==> flow/design.v <==
module regbank (
input logic clk, regwe, regrd,
input logic [4:0] rd_addr, rs_addr, wr_addr,
input logic [15:0] write_data,
output logic [15:0] rd, rs
); 
	logic [15:0] myreg[31:0];
	always_ff @(posedge clk)
	begin
		if (regwe)
		begin 
			if (wr_addr==0) myreg[wr_addr] <= 0;
			else if (wr_addr==1) myreg[wr_addr] <= 16'h0001;
			else myreg[wr_addr] <= write_data;
		end
	end
	assign rs = (regrd)? myreg[rs_addr]:0;
	assign rd = (regrd)? myreg[rd_addr]:0;
endmodule
module signExt (input logic [4:0] data_in,
		output logic [15:0] data_out);
	assign data_out = {{12{data_in[4]}},data_in[3:0]};
endmodule
module myAlu (input logic [15:0] A, B,
		input logic alusrc, reset,
                input logic [2:0] alu_cb,
                output logic [15:0] ALUOUT,
		output logic [3:0] status);
	logic [15:0] comp;
        always_comb
        begin
		if (reset)
		begin
			status = 4'd0;
			ALUOUT = 16'd0;
			comp = 16'd0;
		end
		else if (alusrc)
		begin
			case (alu_cb)
                        3'b000: begin  
				comp = 16'd0;
				ALUOUT = $signed(A) + $signed(B);
				if (ALUOUT == 16'd0)
					status[3] = 1'b1;
				else
					status[3] = 1'b0;
				if (ALUOUT[15] == 1'b1)
					status[2] = 1'b1;
				else
					status[2] = 1'b0;
				if ((A[15]==1'b0) && (B[15]==1'b0) && (ALUOUT[15] == 1'b1))
					status[1] = 1'b1;
				else
					status[1] = 1'b0;
				if ((A[15]==1'b1) && (B[15]==1'b1) && (ALUOUT[15] == 1'b0))
					status[1] = 1'b1;
				else
					status[1] = 1'b0;
				if (A>=B)
					status[0] = 1'b1;
				else
					status[0] = 1'b0;
				end
                        3'b001: begin  
				comp = 16'd0;
				ALUOUT = $signed(A) - $signed(B);
				if (A == B)
					status[3] = 1'b1;
				else
					status[3] = 1'b0;
				if (ALUOUT[15] == 1'b1)
					status[2] = 1'b1;
				else
					status[2] = 1'b0;
				if ((A[15]==1'b0) && (B[15]==1'b1) && (ALUOUT[15] == 1'b1))
					status[1] = 1'b1;
				else
					status[1] = 1'b0;
				if ((A[15]==1'b1) && (B[15]==1'b0) && (ALUOUT[15] == 1'b0))
					status[1] = 1'b1;
				else
					status[1] = 1'b0;
				if (A>=B)
					status[0] = 1'b1;
				else
					status[0] = 1'b0;
				end
			3'b010: begin  
				comp = 16'd0;
				ALUOUT = A&B;
				status[1] = 1'b0;
				if (ALUOUT == 16'd0)
					status[3] = 1'b1;
				else
					status[3] = 1'b0;
				if (ALUOUT[15] == 1'b1)
					status[2] = 1'b1;
				else
					status[2] = 1'b0;
				if (A>=B)
					status[0] = 1'b1;
				else
					status[0] = 1'b0;
				end
			3'b011: begin  
				comp = 16'd0;
				ALUOUT = A|B;
				status[1] = 1'b0;
				if (ALUOUT == 16'd0)
					status[3] = 1'b1;
				else
					status[3] = 1'b0;
				if (ALUOUT[15] == 1'b1)
					status[2] = 1'b1;
				else
					status[2] = 1'b0;
				if (A>=B)
					status[0] = 1'b1;
				else
					status[0] = 1'b0;
				end
			3'b100: begin  
				comp = 16'd0;
				ALUOUT = ~B;
				status[1] = 1'b0;
				status[0] = 1'b0;
				if (ALUOUT == 16'd0)
					status[3] = 1'b1;
				else
					status[3] = 1'b0;
				if (ALUOUT[15] == 1'b1)
					status[2] = 1'b1;
				else
					status[2] = 1'b0;
				end
			3'b101: begin
				ALUOUT = 16'd0;  
				comp = $signed(A) - $signed(B);
				if (A == B)
					status[3] = 1'b1;
				else
					status[3] = 1'b0;
				if (comp[15] == 1'b1)
					status[2] = 1'b1;
				else
					status[2] = 1'b0;
				if ((A[15]==1'b0) && (B[15]==1'b1) && (comp[15] == 1'b1))
					status[1] = 1'b1;
				else
					status[1] = 1'b0;
				if ((A[15]==1'b1) && (B[15]==1'b0) && (comp[15] == 1'b0))
					status[1] = 1'b1;
				else
					status[1] = 1'b0;
				if (A>=B)
					status[0] = 1'b1;
				else
					status[0] = 1'b0;
				end
			default: begin
				ALUOUT = 16'd0;
				comp = 16'd0;
				status = 4'd0;
				end
			endcase
		end
		else 
		begin
			ALUOUT = 16'd0;
			comp = 16'd0;
			status = 4'd0;
                end
	end
endmodule
module datapath(
input logic clk, reg_we,alusrc,reg_rd,lw_add_e,sw_add_e, lwi, w0, w1, reset,
input logic [2:0] alu_cb,
input logic [4:0] lw_addr, sw_addr_d, sw_addr_s,
input wire [15:0] ins,
input  wire [15:0] data_in,
input logic [6:0] mem_addr,
output logic ri,
output logic [6:0] addr,
output logic [6:0] daddr,
output logic [15:0] data,
output logic [3:0] status
);
logic [15:0] rd, rs, aluout, rs_reg, rs_im, reg_in;
logic [4:0] rbank_wr,rd_addr,rs_addr;
regbank my_reg(.clk(clk), .regwe(reg_we), .regrd(reg_rd), .rd_addr(rd_addr), .rs_addr(rs_addr), .wr_addr(rbank_wr), .write_data(reg_in), .rd(rd), .rs(rs_reg) );
myAlu alu(.A(rd), .B(rs), .alusrc(alusrc), .reset(reset), .alu_cb(alu_cb), .ALUOUT(aluout), .status(status[3:0]));
signExt sign(.data_in(ins[5:1]), .data_out(rs_im));
assign rs = (ins[11])? rs_im : rs_reg; 
assign addr = mem_addr;
assign daddr = (lw_add_e||sw_add_e) ? (rs_reg[6:0]):7'b0;
always_comb
begin
	if (lwi)
	begin
		reg_in = ins[15:0];
	end
	else if (lw_add_e)
	begin
		reg_in = data_in[15:0];
	end
	else
	begin
		reg_in = aluout;
	end
	if (w0) rbank_wr = 0;
	else if (w1) rbank_wr = 5'b00001;
	else if (lwi) rbank_wr = lw_addr;
	else rbank_wr = ins[10:6];
	if (sw_add_e)
	begin
		rd_addr = sw_addr_d;
		rs_addr = sw_addr_s;
		data = rd[15:0];
		ri = 1'b0;
	end
	else
	begin
		rd_addr = ins[10:6];
		rs_addr = ins[5:1];
		data = 16'b0;
		ri = 1'b1;
	end
end
endmodule
module control(
input logic start, clk, reset, 
input logic [3:0] status,
input wire [15:0] ins, 
output logic [2:0] alu_cb,
output logic [4:0] lw_addr, sw_addr_d, sw_addr_s,
output logic [6:0] mem_addr,
output logic mem_we,reg_we,alusrc,reg_rd,lw_add_e,sw_add_e,lwi,done,w0,w1);
	logic [6:0] pc,ra;
	logic lwe,swe,swd,go,stop, lwei,lw_add_ei,mem_rd;
	logic [3:0] status_int;
	typedef enum logic [3:0] {s0, s1, s2, s3, s4, s5, s6, s7,s8,s9,s10,s11} statetype;
        statetype state, nextstate;
	always_ff @(posedge clk)
	begin
		if (reset)  state <= s0;
		else if (start) state <= s1;
		else if (go) state <= nextstate;
	end
	always_comb
        begin
                case (state)
                        s0: begin
				if(start) nextstate = s1;
				else nextstate = s0;
			    end
                        s1: nextstate = s2;
			s2: nextstate = s3;
			s3: nextstate = s5;
                        s4: begin 
				if(lwei) nextstate = s6;
				else if(lwe) nextstate = s8;
				else if (stop) nextstate = s9;
				else nextstate = s5;
			    end
			s5: nextstate = s4;
			s6: nextstate = s7;
			s7: nextstate = s10;
			s8: nextstate = s11;
                        s9: begin
				if (start) nextstate = s1; 
				else nextstate = s9;
			    end
			s10: nextstate = s11;
			s11: nextstate = s4;
			default: nextstate = s0;
                endcase
        end
	always_ff @(posedge clk)
	begin
	if (nextstate == s0)
	begin 
		go <= 1'b0;
		done <= 1'b0;
		stop <= 1'b0;
		alusrc <= 1'b0;
		reg_we <= 1'b0;
		lwe <= 1'b0;
		swe <= 1'b0;
		mem_rd <= 1'b1;
		reg_rd <= 1'b0;
		w0 <= 1'b0;
		w1 <= 1'b0;
		lw_add_e <= 1'b0;
		sw_add_e <= 1'b0;
		lwi <= 1'b0;
		lwei <= 1'b0;
		swd <= 1'b0;
		alu_cb <= 3'b0;
		lw_addr <= 4'b0;
		sw_addr_d <= 4'b0;
		sw_addr_s <= 4'b0;
		lw_add_ei <= 1'b0;
		pc <= 7'd0;
		ra <= 7'd0;
		status_int <= 4'b0;
	end
	else if (nextstate == s1)
	begin
		go <= 1'b1;
		done <= 1'b0;
		reg_rd <= 1'b1;
	end
	else if (nextstate == s2)
	begin
		w0 <= 1'b1;
		reg_we <= 1'b1;
	end
	else if (nextstate == s3)
	begin
		w0 <= 1'b0;
		w1 <= 1'b1;
		mem_rd <= 1'b1;
		reg_we <= 1'b1;
	end
	else if (nextstate == s4)
	begin
		reg_we <= 1'b0;
		mem_rd <= 1'b1;
		alusrc <= 1'b0;
		status_int <= status;
		if (lwe)
			begin
			reg_we <= 1'b1;
			end	
	end
	else if (nextstate == s5)
	begin
	w1 <= 1'b0;
	case (ins[15:12])
	4'd0: begin	
		alusrc <= 1'b0;
		reg_we <= 1'b0;
		lwe <= 1'b0;
		swe <= 1'b0;
		mem_rd <= 1'b1;
		reg_rd <= 1'b1;
		lwi <= 1'b0;
		if (ins[0])
		begin	
			stop <= 1'b1;
			pc <= pc;
		end
		else
			pc <= pc + 1;
	     end
	4'd1: begin
		alu_cb <= 3'b0;
		alusrc <= 1'b1;
		reg_we <= 1'b1;
		lwi <= 1'b0;
		lwe <= 1'b0;
		swe <= 1'b0;
		lw_add_e <= 1'b0;
		sw_add_e <= 1'b0;
		pc <= pc + 1;
	     end
	4'd2: begin
		alu_cb <= 3'b001;
		alusrc <= 1'b1;
		reg_we <= 1'b1;
		lwi <= 1'b0;
		lwe <= 1'b0;
		swe <= 1'b0;
		lw_add_e <= 1'b0;
		sw_add_e <= 1'b0;
		pc <= pc + 1;
	     end
	4'd3: begin
		alu_cb <= 3'b010;
		alusrc <= 1'b1;
		reg_we <= 1'b1;
		lwi <= 1'b0;
		lwe <= 1'b0;
		swe <= 1'b0;
		lw_add_e <= 1'b0;
		sw_add_e <= 1'b0;
		pc <= pc + 1;
	     end
	4'd4: begin
		alu_cb <= 3'b011;
		alusrc <= 1'b1;
		reg_we <= 1'b1;
		lwi <= 1'b0;
		lwe <= 1'b0;
		swe <= 1'b0;
		lw_add_e <= 1'b0;
		sw_add_e <= 1'b0;
		pc <= pc + 1;
	     end
	4'd5: begin
		alu_cb <= 3'b100;
		alusrc <= 1'b1;
		reg_we <= 1'b1;
		lwi <= 1'b0;
		lwe <= 1'b0;
		swe <= 1'b0;
		lw_add_e <= 1'b0;
		sw_add_e <= 1'b0;
		pc <= pc + 1;
	     end 
	4'd6: begin
		alu_cb <= 3'b101;
		alusrc <= 1'b1;
		reg_we <= 1'b0;
		lwi <= 1'b0;
		lwe <= 1'b0;
		swe <= 1'b0;
		lw_add_e <= 1'b0;
		sw_add_e <= 1'b0;
		pc <= pc + 1;
	     end
	4'd7:begin
		alusrc <= 1'b0;
		reg_we <= 1'b0;
		sw_add_e <= 1'b0;
		swe <= 1'b0;
		lw_addr <= ins[10:6];
		if (ins[11])
		begin 
		lwei <= 1'b1;
		pc <= pc+1;
		end
		else
		begin
		lw_add_e <= 1'b1;
		lwei <= 1'b0;
		lwe <= 1'b1;
		pc <= pc;
		end
	   end
	4'd8:begin
		sw_addr_d <= ins[10:6];
		sw_addr_s <= ins[5:1];
		alusrc <= 1'b0;
		reg_we <= 1'b0;
		lw_add_e <= 1'b0;
		sw_add_e <= 1'b1;
		lwe <= 1'b0;
		lwi <= 1'b0;
		pc <= pc + 1;
	   end
	4'd9: begin
		alusrc <= 1'b0;
		reg_we <= 1'b0;
		lwe <= 1'b0;
		swe <= 1'b0;
		lwi <= 1'b0;
		lw_add_e <= 1'b0;
		sw_add_e <= 1'b0;
		pc <= ins[7:1];
	     end
	4'd10: begin
		alusrc <= 1'b0;
		reg_we <= 1'b0;
		lwi <= 1'b0;
		lwe <= 1'b0;
		swe <= 1'b0;
		lw_add_e <= 1'b0;
		sw_add_e <= 1'b0;
		if (status_int[3])
		pc <= ins[7:1];
		else pc <= pc + 1;
	     end
	4'd11: begin
		alusrc <= 1'b0;
		reg_we <= 1'b0;
		lwi <= 1'b0;
		lwe <= 1'b0;
		swe <= 1'b0;
		lw_add_e <= 1'b0;
		sw_add_e <= 1'b0;
		if (status_int[3] == 1'b0)
		pc <= ins[7:1];
		else pc <= pc + 1;
	     end
	4'd12: begin
		alusrc <= 1'b0;
		reg_we <= 1'b0;
		lwi <= 1'b0;
		lwe <= 1'b0;
		swe <= 1'b0;
		lw_add_e <= 1'b0;
		sw_add_e <= 1'b0;
		if (status_int[0])
		pc <= ins[7:1];
		else pc <= pc + 1;
	     end
	4'd13: begin
		alusrc <= 1'b0;
		reg_we <= 1'b0;
		lwi <= 1'b0;
		lwe <= 1'b0;
		swe <= 1'b0;
		lw_add_e <= 1'b0;
		sw_add_e <= 1'b0;
		if (status_int[2])
		pc <= ins[7:1];
		else pc <= pc + 1;
	     end
	4'd14: begin
		alusrc <= 1'b0;
		reg_we <= 1'b0;
		lwi <= 1'b0;
		lwe <= 1'b0;
		swe <= 1'b0;
		lw_add_e <= 1'b0;
		sw_add_e <= 1'b0;
		ra <= pc+1;
		pc <= ins[7:1];
	     end
	4'd15: begin
		alusrc <= 1'b0;
		reg_we <= 1'b0;
		lwi <= 1'b0;
		lwe <= 1'b0;
		swe <= 1'b0;
		lw_add_e <= 1'b0;
		sw_add_e <= 1'b0;
		pc <= ra;
	     end
	endcase
	end		
	else if (nextstate == s6)
	begin
		lwei <= 1'b0;		 
	end
	else if (nextstate == s7)
	begin
		lwi <= 1'b1;
		reg_we <= 1'b1;		 
	end
	else if (nextstate == s10)
	begin
		lwi <= 1'b0;
		reg_we <= 1'b0;
		pc <= pc + 1;
	end
	else if (nextstate == s8)
	begin
		lwe <= 1'b0;
		reg_we <= 1'b0;
		lw_add_e <= 1'b0;
		pc <= pc + 1;
	end
	else if (nextstate == s9)
	begin
		go <= 1'b0;
		lw_add_e <= 1'b0;
		sw_add_e <= 1'b0;
		swd <= 1'b0;
		alusrc <= 1'b0;
		reg_we <= 1'b0;
		lwe <= 1'b0;
		swe <= 1'b0;
		mem_rd <= 1'b0;
		reg_rd <= 1'b0;
		stop <= 1'b0;
		done <= 1'b1;
	end
	end
	assign mem_we=(mem_rd)?1'b1:1'b0;
	assign mem_addr = pc;
endmodule
module risc16_core (
input  logic        clk, reset, start,
output logic        done,
output logic [6:0]  imem_addr,
input  logic [15:0] imem_rdata,
output logic [6:0]  dmem_addr,
output logic        dmem_we,
output logic [15:0] dmem_wdata,
input  logic [15:0] dmem_rdata
);
logic mem_we,reg_we,alusrc,reg_rd,lw_add_e,sw_add_e,lwi,w0,w1,ri;
logic [3:0] status;
logic [6:0] c_mem_addr,d_addr,daddr_in;
logic [15:0] ins, rdata_in;
logic [2:0] alu_cb;
logic [4:0] lw_addr,sw_addr_d, sw_addr_s;
assign ins = imem_rdata;
assign imem_addr = d_addr;
assign dmem_addr = daddr_in;
assign dmem_we = ~ri;
assign dmem_wdata = rdata_in;
control cb(.start(start), .clk(clk), .reset(reset), .status(status), .ins(ins), .alu_cb(alu_cb), .mem_addr(c_mem_addr), .mem_we(mem_we),.reg_we(reg_we),.alusrc(alusrc),.reg_rd(reg_rd),.lw_add_e(lw_add_e),.sw_add_e(sw_add_e),.lwi(lwi),.done(done), .w0(w0), .w1(w1), .lw_addr(lw_addr), .sw_addr_d(sw_addr_d), .sw_addr_s(sw_addr_s));
datapath dp(.clk(clk), .reg_we(reg_we), .alusrc(alusrc), .reg_rd(reg_rd), .lw_add_e(lw_add_e), .sw_add_e(sw_add_e), .lwi(lwi), .alu_cb(alu_cb), .mem_addr(c_mem_addr), .ins(ins), .addr(d_addr), .data(rdata_in), .status(status), .w0(w0), .w1(w1), .reset(reset), .lw_addr(lw_addr), .data_in(dmem_rdata), .daddr(daddr_in), .ri(ri), .sw_addr_d(sw_addr_d), .sw_addr_s(sw_addr_s));
endmodule
Reports on risc16_core
The steps from the RTL of risc16_core to its reports follow in flow order.
Line numbers count from 1 in the design file above.
Library cell names are shortened.
{ "setup": {"design": "risc16_core", "clk_port": "clk", "cell_library": "sky130hd", "lib_corner": "tt_025C_1v80"} }

Word-level counts
Yosys after proc, flatten, opt, wreduce and memory -nomap, before mapping. Memory bits, and registers merged into a memory's read port (data or address), are not among the register bits. Print and check cells are not counted.
Memory sizes are those after Yosys's memory passes, which may raise the word count (mostly to a power of two), join words into wider ones and drop unused or constant bits.
{ "word_totals": {"input_bits": 35, "n_memories": 1, "output_inout_bits": 32, "wordCells": 305, "mem_bits_rw": 512, "reg_bits": 53} }
{ "mem_list": {"columns": ["name", "size", "word_bits", "rd", "wr", "line_no", "text"], "rows": [
  ["dp.my_reg.myreg", 32, 16, 2, 1, 7, "logic [15:0] myreg[31:0];"]
]} }
{ "classes": {"mux": 124, "logic": 17, "n_reduce_logical": 61, "n_eq": 76, "n_cmp": 1, "n_addsub": 3} }
{ "ops": {"columns": ["operator", "n"], "rows": [
  ["16-bit 2-to-1 mux", 13],
  ["7-bit 2-to-1 mux", 12],
  ["16-bit case mux with 5-bit select", 1],
  ["1-bit 2-to-1 mux", 76],
  ["16-bit zero test", 4],
  ["7-bit case mux with 9-bit select", 1],
  ["4-bit equality test with constant B", 15],
  ["4-bit by 3-bit equality test with 1-bit output with constant B", 12],
  ["4-bit case mux with 10-bit select", 1],
  ["9-bit AND reduction", 4],
  ["10-bit AND reduction", 3],
  ["6-bit AND reduction", 5],
  ["14-bit OR reduction", 2],
  ["2-bit by 1-bit != test with 1-bit output with constant B", 13],
  ["5-bit 2-to-1 mux", 5],
  ["3-bit by 1-bit != test with 1-bit output with constant B", 8],
  ["4-bit by 2-bit equality test with 1-bit output with constant B", 6],
  ["4-bit 2-to-1 mux", 6],
  ["3-bit != test with constant B", 6],
  ["3-bit case mux with 6-bit select", 1],
  ["16-bit adder", 1],
  ["16-bit subtractor", 1],
  ["16-bit greater-or-equal comparator", 1],
  ["16-bit equality test", 1],
  ["16-bit bitwise AND", 1],
  ["16-bit OR", 1],
  ["16-bit inverter", 1],
  ["15-bit OR reduction", 1]
]} }
Other operator kinds: 34; their cells: 80.

Logic depth
Yosys ltp: most cells in a row. Word level: on the elaborated netlist, between registers, memories and ports. Mapped: between sequential cells and ports; inverters and the memories' decode and read muxes count.
{ "depth": {"ltp_word": 15, "ABC_AREA": 0, "ltp_mapped": 29} }

Synthesis result
Yosys stat after the flow's synthesis: flattened, memories mapped to cells. It holds for the ABC_AREA given above (unset counts as 0); a run with the other value may have another netlist.
{ "mapped": {"buf_cells": 230, "ff_cells": 575, "seqArea_um2": 16636.0, "stdcells": 2934, "area_um2": 32384.8} }
{ "types": {"columns": ["cell", "n", "area_total_um2"], "rows": [
  ["edfxtp_1", 512, 1.54E+04],
  ["mux4_2", 132, 2.97E+03],
  ["nand2_1", 519, 1.95E+03],
  ["dfxtp_1", 63, 1261.21],
  ["a211oi_1", 105, 788.256],
  ["a21oi_1", 155, 775.744],
  ["nand3_1", 154, 770.739],
  ["ha_1", 53, 663.136],
  ["mux2i_1", 66, 660.634],
  ["a311oi_1", 74, 648.122],
  ["nor2_1", 167, 626.851],
  ["clkbuf_1", 122, 457.939],
  ["o21ai_0", 80, 400.384],
  ["buf_2", 68, 340.326],
  ["nor2b_1", 51, 319.056],
  ["inv_1", 75, 281.52],
  ["a31oi_1", 40, 250.24],
  ["and2_1", 40, 250.24]
]} }
Other cell types: 75; their cells: 458.
By module: a second synthesis without flattening, with its own total; a netlist apart from the flattened one above.
{ "unflattened": {"cells_unflattened": 2133, "area_unflattened_um2": 31417.6} }
Rows give one instance, submodules left out.
{ "modules": {"columns": ["mod", "n_inst", "mod_area_um2", "mod_seq_area_um2", "cells"], "rows": [
  ["regbank", 1, 24323.3, 15374.7, 1209],
  ["control", 1, 3128.0, 1221.2, 372],
  ["myAlu", 1, 2813.9, 0.0, 407],
  ["datapath", 1, 1028.5, 0.0, 128],
  ["signExt", 1, 120.1, 0.0, 16],
  ["risc16_core", 1, 3.8, 0.0, 1]
]} }

Worst setup path after synthesis
Source: OpenSTA report_checks on the synthesized netlist (no wires, ideal clock, input and output delay 20% of the period each), path of least setup slack; recovery checks are left aside. Register names are those of the netlist, which keeps one name where synthesis merged equal registers.
{ "synth_path": {"kind": "in2reg", "startpoint": "input port imem_rdata[6]", "endpoint": "memory dp.my_reg.myreg[0][6]", "t_first_pin_ns": 1.400, "setup_slack_ns": -0.082, "required_ns": 6.533, "driving_pins": 21, "clock_period_ns": 7.0, "path_delay_ns": 5.682, "arrival_time_ns": 6.615, "n_path_buf": 5, "synth_period_reached_ns": 7.082} }
"path_delay_ns" is the arrival time less input delay plus setup time.
"driving_pins": output pins that drive a net of the path, with the launching flip-flop's if there is one; two outputs of one cell count as two.
"synth_period_reached_ns" = period - worst setup slack (recovery checks aside). The figure is calculated, with input and output delays left at 20% of the set period.
The rows between start and end are the longest chain of elaborated cells between them; the timing report does not say that the signal goes this way. Where chains are equally long, one stands for them.
A line is the first line of the expression or statement that the cell stems from. Yosys adds cells for indexed reads and writes and turns some case tables into memories.
The chain passes a memory read, where the word-level depth is cut; so it can be longer than that depth.
The path ends at the data pin of a flip-flop with enable; ways to the enable are not counted.
{ "synth_between": {"cell_sequence": "mux2i_1 -> buf_2 -> buf_2 -> buf_2 -> buf_2 -> mux4_2 -> nand2_1 -> nand3_1 -> a31oi_1 -> nor2b_1 -> ha_1 -> clkbuf_1 -> nor2b_1 -> o21a_1 -> or2_2 -> a21oi_1 -> o21bai_1 -> o221ai_1 -> a221o_1 -> a221oi_1 -> a211oi_1", "elab_chain_cells": 13} }
{ "synth_lines": {"columns": ["element", "line_no", "text"], "rows": [
  ["from (decl)", 579, "input  logic [15:0] imem_rdata,"],
  ["5-bit 2-to-1 mux", 215, "if (sw_add_e)"],
  ["memory 32 x 16 bit", 7, "logic [15:0] myreg[31:0];"],
  ["16-bit 2-to-1 mux", 18, "assign rd = (regrd)? myreg[rd_addr]:0;"],
  ["16-bit subtractor", 67, "ALUOUT = $signed(A) - $signed(B);"],
  ["16-bit case mux with 5-bit select", 40, "case (alu_cb)"],
  ["16-bit 2-to-1 mux", 38, "else if (alusrc)"],
  ["16-bit 2-to-1 mux", 32, "if (reset)"],
  ["16-bit 2-to-1 mux", 203, "else if (lw_add_e)"],
  ["16-bit 2-to-1 mux", 199, "if (lwi)"],
  ["16-bit 2-to-1 mux", 13, "else if (wr_addr==1) myreg[wr_addr] <= 16'h0001;"],
  ["16-bit 2-to-1 mux", 12, "if (wr_addr==0) myreg[wr_addr] <= 0;"],
  ["16-bit 2-to-1 mux", 10, "if (regwe)"],
  ["16-bit 2-to-1 mux", null, null],
  ["to (decl)", 7, null]
]} }

Path in the finished layout
Path of least setup slack in the final report of job 1 (OpenROAD, finished layout, wires in). Where an end is a register, its clock arrival counts in the times.
{ "layout_path": {"kind": "in2out", "startpoint": "input port imem_rdata[6]", "endpoint": "output port dmem_wdata[14]", "setup_slack_ns": 0.32, "n_path_buf": 7, "clock_period_ns": 7.0, "required_ns": 5.60, "driving_pins": 16, "arrival_time_ns": 5.28, "t_first_pin_ns": 1.40} }
The rows between start and end are the longest chain of elaborated cells between them; the timing report does not say that the signal goes this way. Where chains are equally long, one stands for them.
The chain passes a memory read, where the word-level depth is cut; so it can be longer than that depth.
{ "layout_between": {"cell_sequence": "clkdlybuf4s50_1 -> mux2i_4 -> buf_12 -> buf_4 -> buf_4 -> mux4_2 -> nand2_1 -> and3_1 -> a311oi_1 -> buf_4 -> a31oi_1 -> nor2b_1 -> buf_4 -> inv_1 -> nor2_1 -> clkdlybuf4s50_1", "elab_chain_cells": 4} }
{ "layout_lines": {"columns": ["element", "line_no", "text"], "rows": [
  ["from (decl)", 579, "input  logic [15:0] imem_rdata,"],
  ["5-bit 2-to-1 mux", 215, "if (sw_add_e)"],
  ["memory 32 x 16 bit", 7, "logic [15:0] myreg[31:0];"],
  ["16-bit 2-to-1 mux", 18, "assign rd = (regrd)? myreg[rd_addr]:0;"],
  ["16-bit 2-to-1 mux", 215, null],
  ["to (decl)", 582, "output logic [15:0] dmem_wdata,"]
]} }

Subject: flow runs of risc16_core

Hi,

3 stored runs of risc16_core in the flow (synthesis by Yosys, layout by OpenROAD, sky130hd cells), in arbitrary order. Constraints: input delay and output delay 20% of the set period each, output load 0.01 pF.
"achieved_period_ns" means the clock period less the worst setup slack. The figure is calculated, with input and output delays left at 20% of the set period.
"worst_path_time_ns": the worst setup path's part of the clock period (all of it between registers, 20% less for each end at a port) less its slack. A launch clock that arrives late makes it longer, a capture clock that arrives late makes it shorter.
"design_power_mw": no workload was simulated; the value follows from the tool's default switching activity.

Job 1
==> flow/run.sh <==
#!/bin/bash
# the make line also repeats the synthesis and layout settings of config.mk as NAME=value (left out here)
make -C /OpenROAD-flow-scripts/flow DESIGN_CONFIG=/design/flow/config.mk WORK_HOME=/design/flow/orfs CLKGATE_MAP_FILE= finish
==> flow/config.mk <==
export PLATFORM = sky130hd
export DESIGN_NAME = risc16_core
export DESIGN_NICKNAME = risc16_core
export VERILOG_FILES = /design/flow/design.v
export SDC_FILE = /design/flow/constraint.sdc
export NUM_CORES = 4
export LEC_CHECK = 0
export CAP_MARGIN = 0
export CORE_MARGIN = 2
export CORE_UTILIZATION = 40
export HOLD_SLACK_MARGIN = -0.08
export SETUP_SLACK_MARGIN = 0.14
export SLEW_MARGIN = 20
==> flow/constraint.sdc <==
create_clock -name core_clock -period 7.0 [get_ports {clk}]
set_input_delay 1.4000 -clock core_clock [delete_from_list [all_inputs] [get_ports {clk}]]
set_output_delay 1.4000 -clock core_clock [all_outputs]
set_load 0.01 [all_outputs]

==> results of job 1, as JSON <==
{
  "design_power_mw": 8.658,
  "worst_path_time_ns": 3.88,
  "critical_path_type": "in2out",
  "synth_area_um2": 32384.8,
  "final_die_area_um2": 83255.3,
  "holdWs_ns": 0.463,
  "layout_utilization_frac": 0.478,
  "achieved_period_ns": 6.685,
  "layout_stdcell_area_um2": 38373.1,
  "final_setup_tns_ns": 0.000,
  "setup_ws_ns": 0.315
}

Job 2
==> flow/run.sh <==
#!/bin/bash
# the make line also repeats the synthesis and layout settings of config.mk as NAME=value (left out here)
make -C /OpenROAD-flow-scripts/flow DESIGN_CONFIG=/design/flow/config.mk WORK_HOME=/design/flow/orfs CLKGATE_MAP_FILE= finish
==> flow/config.mk <==
export PLATFORM = sky130hd
export DESIGN_NAME = risc16_core
export DESIGN_NICKNAME = risc16_core
export VERILOG_FILES = /design/flow/design.v
export SDC_FILE = /design/flow/constraint.sdc
export NUM_CORES = 4
export LEC_CHECK = 0
export CAP_MARGIN = 20
export CORE_MARGIN = 2
export CORE_UTILIZATION = 25
export SLEW_MARGIN = 20
==> flow/constraint.sdc <==
create_clock -name core_clock -period 6.85 [get_ports {clk}]
set_input_delay 1.3700 -clock core_clock [delete_from_list [all_inputs] [get_ports {clk}]]
set_output_delay 1.3700 -clock core_clock [all_outputs]
set_load 0.01 [all_outputs]

==> results of job 2, as JSON <==
{
  "design_power_mw": 8.785,
  "worst_path_time_ns": 3.88,
  "critical_path_type": "in2out",
  "synth_area_um2": 32384.8,
  "final_die_area_um2": 132434.0,
  "holdWs_ns": 0.453,
  "layout_utilization_frac": 0.303,
  "achieved_period_ns": 6.623,
  "layout_stdcell_area_um2": 39118.8,
  "final_setup_tns_ns": 0.000,
  "setup_ws_ns": 0.227
}

Job 3
==> flow/run.sh <==
#!/bin/bash
# the make line also repeats the synthesis and layout settings of config.mk as NAME=value (left out here)
make -C /OpenROAD-flow-scripts/flow DESIGN_CONFIG=/design/flow/config.mk WORK_HOME=/design/flow/orfs CLKGATE_MAP_FILE= finish
==> flow/config.mk <==
export PLATFORM = sky130hd
export DESIGN_NAME = risc16_core
export DESIGN_NICKNAME = risc16_core
export VERILOG_FILES = /design/flow/design.v
export SDC_FILE = /design/flow/constraint.sdc
export NUM_CORES = 4
export LEC_CHECK = 0
export CAP_MARGIN = 5
export CELL_PAD_IN_SITES_DETAIL_PLACEMENT = 2
export CELL_PAD_IN_SITES_GLOBAL_PLACEMENT = 3
export CORE_ASPECT_RATIO = 1.22
export CORE_MARGIN = 2
export CORE_UTILIZATION = 31
export CTS_CLUSTER_DIAMETER = 356
export CTS_CLUSTER_SIZE = 97
export GPL_ROUTABILITY_DRIVEN = 0
export GPL_TIMING_DRIVEN = 1
export PLACE_DENSITY_LB_ADDON = 0.22
export SETUP_SLACK_MARGIN = 0.91
export SLEW_MARGIN = 25
export TNS_END_PERCENT = 55
==> flow/constraint.sdc <==
create_clock -name core_clock -period 4.3 [get_ports {clk}]
set_input_delay 0.8600 -clock core_clock [delete_from_list [all_inputs] [get_ports {clk}]]
set_output_delay 0.8600 -clock core_clock [all_outputs]
set_load 0.01 [all_outputs]

==> results of job 3, as JSON <==
{
  "design_power_mw": 11.358,
  "worst_path_time_ns": 5.67,
  "critical_path_type": "reg2reg",
  "synth_area_um2": 32384.8,
  "final_die_area_um2": 107082.0,
  "holdWs_ns": 0.484,
  "layout_utilization_frac": 0.397,
  "achieved_period_ns": 5.674,
  "layout_stdcell_area_um2": 41028.1,
  "final_setup_tns_ns": -504.936,
  "setup_ws_ns": -1.374
}

Regards
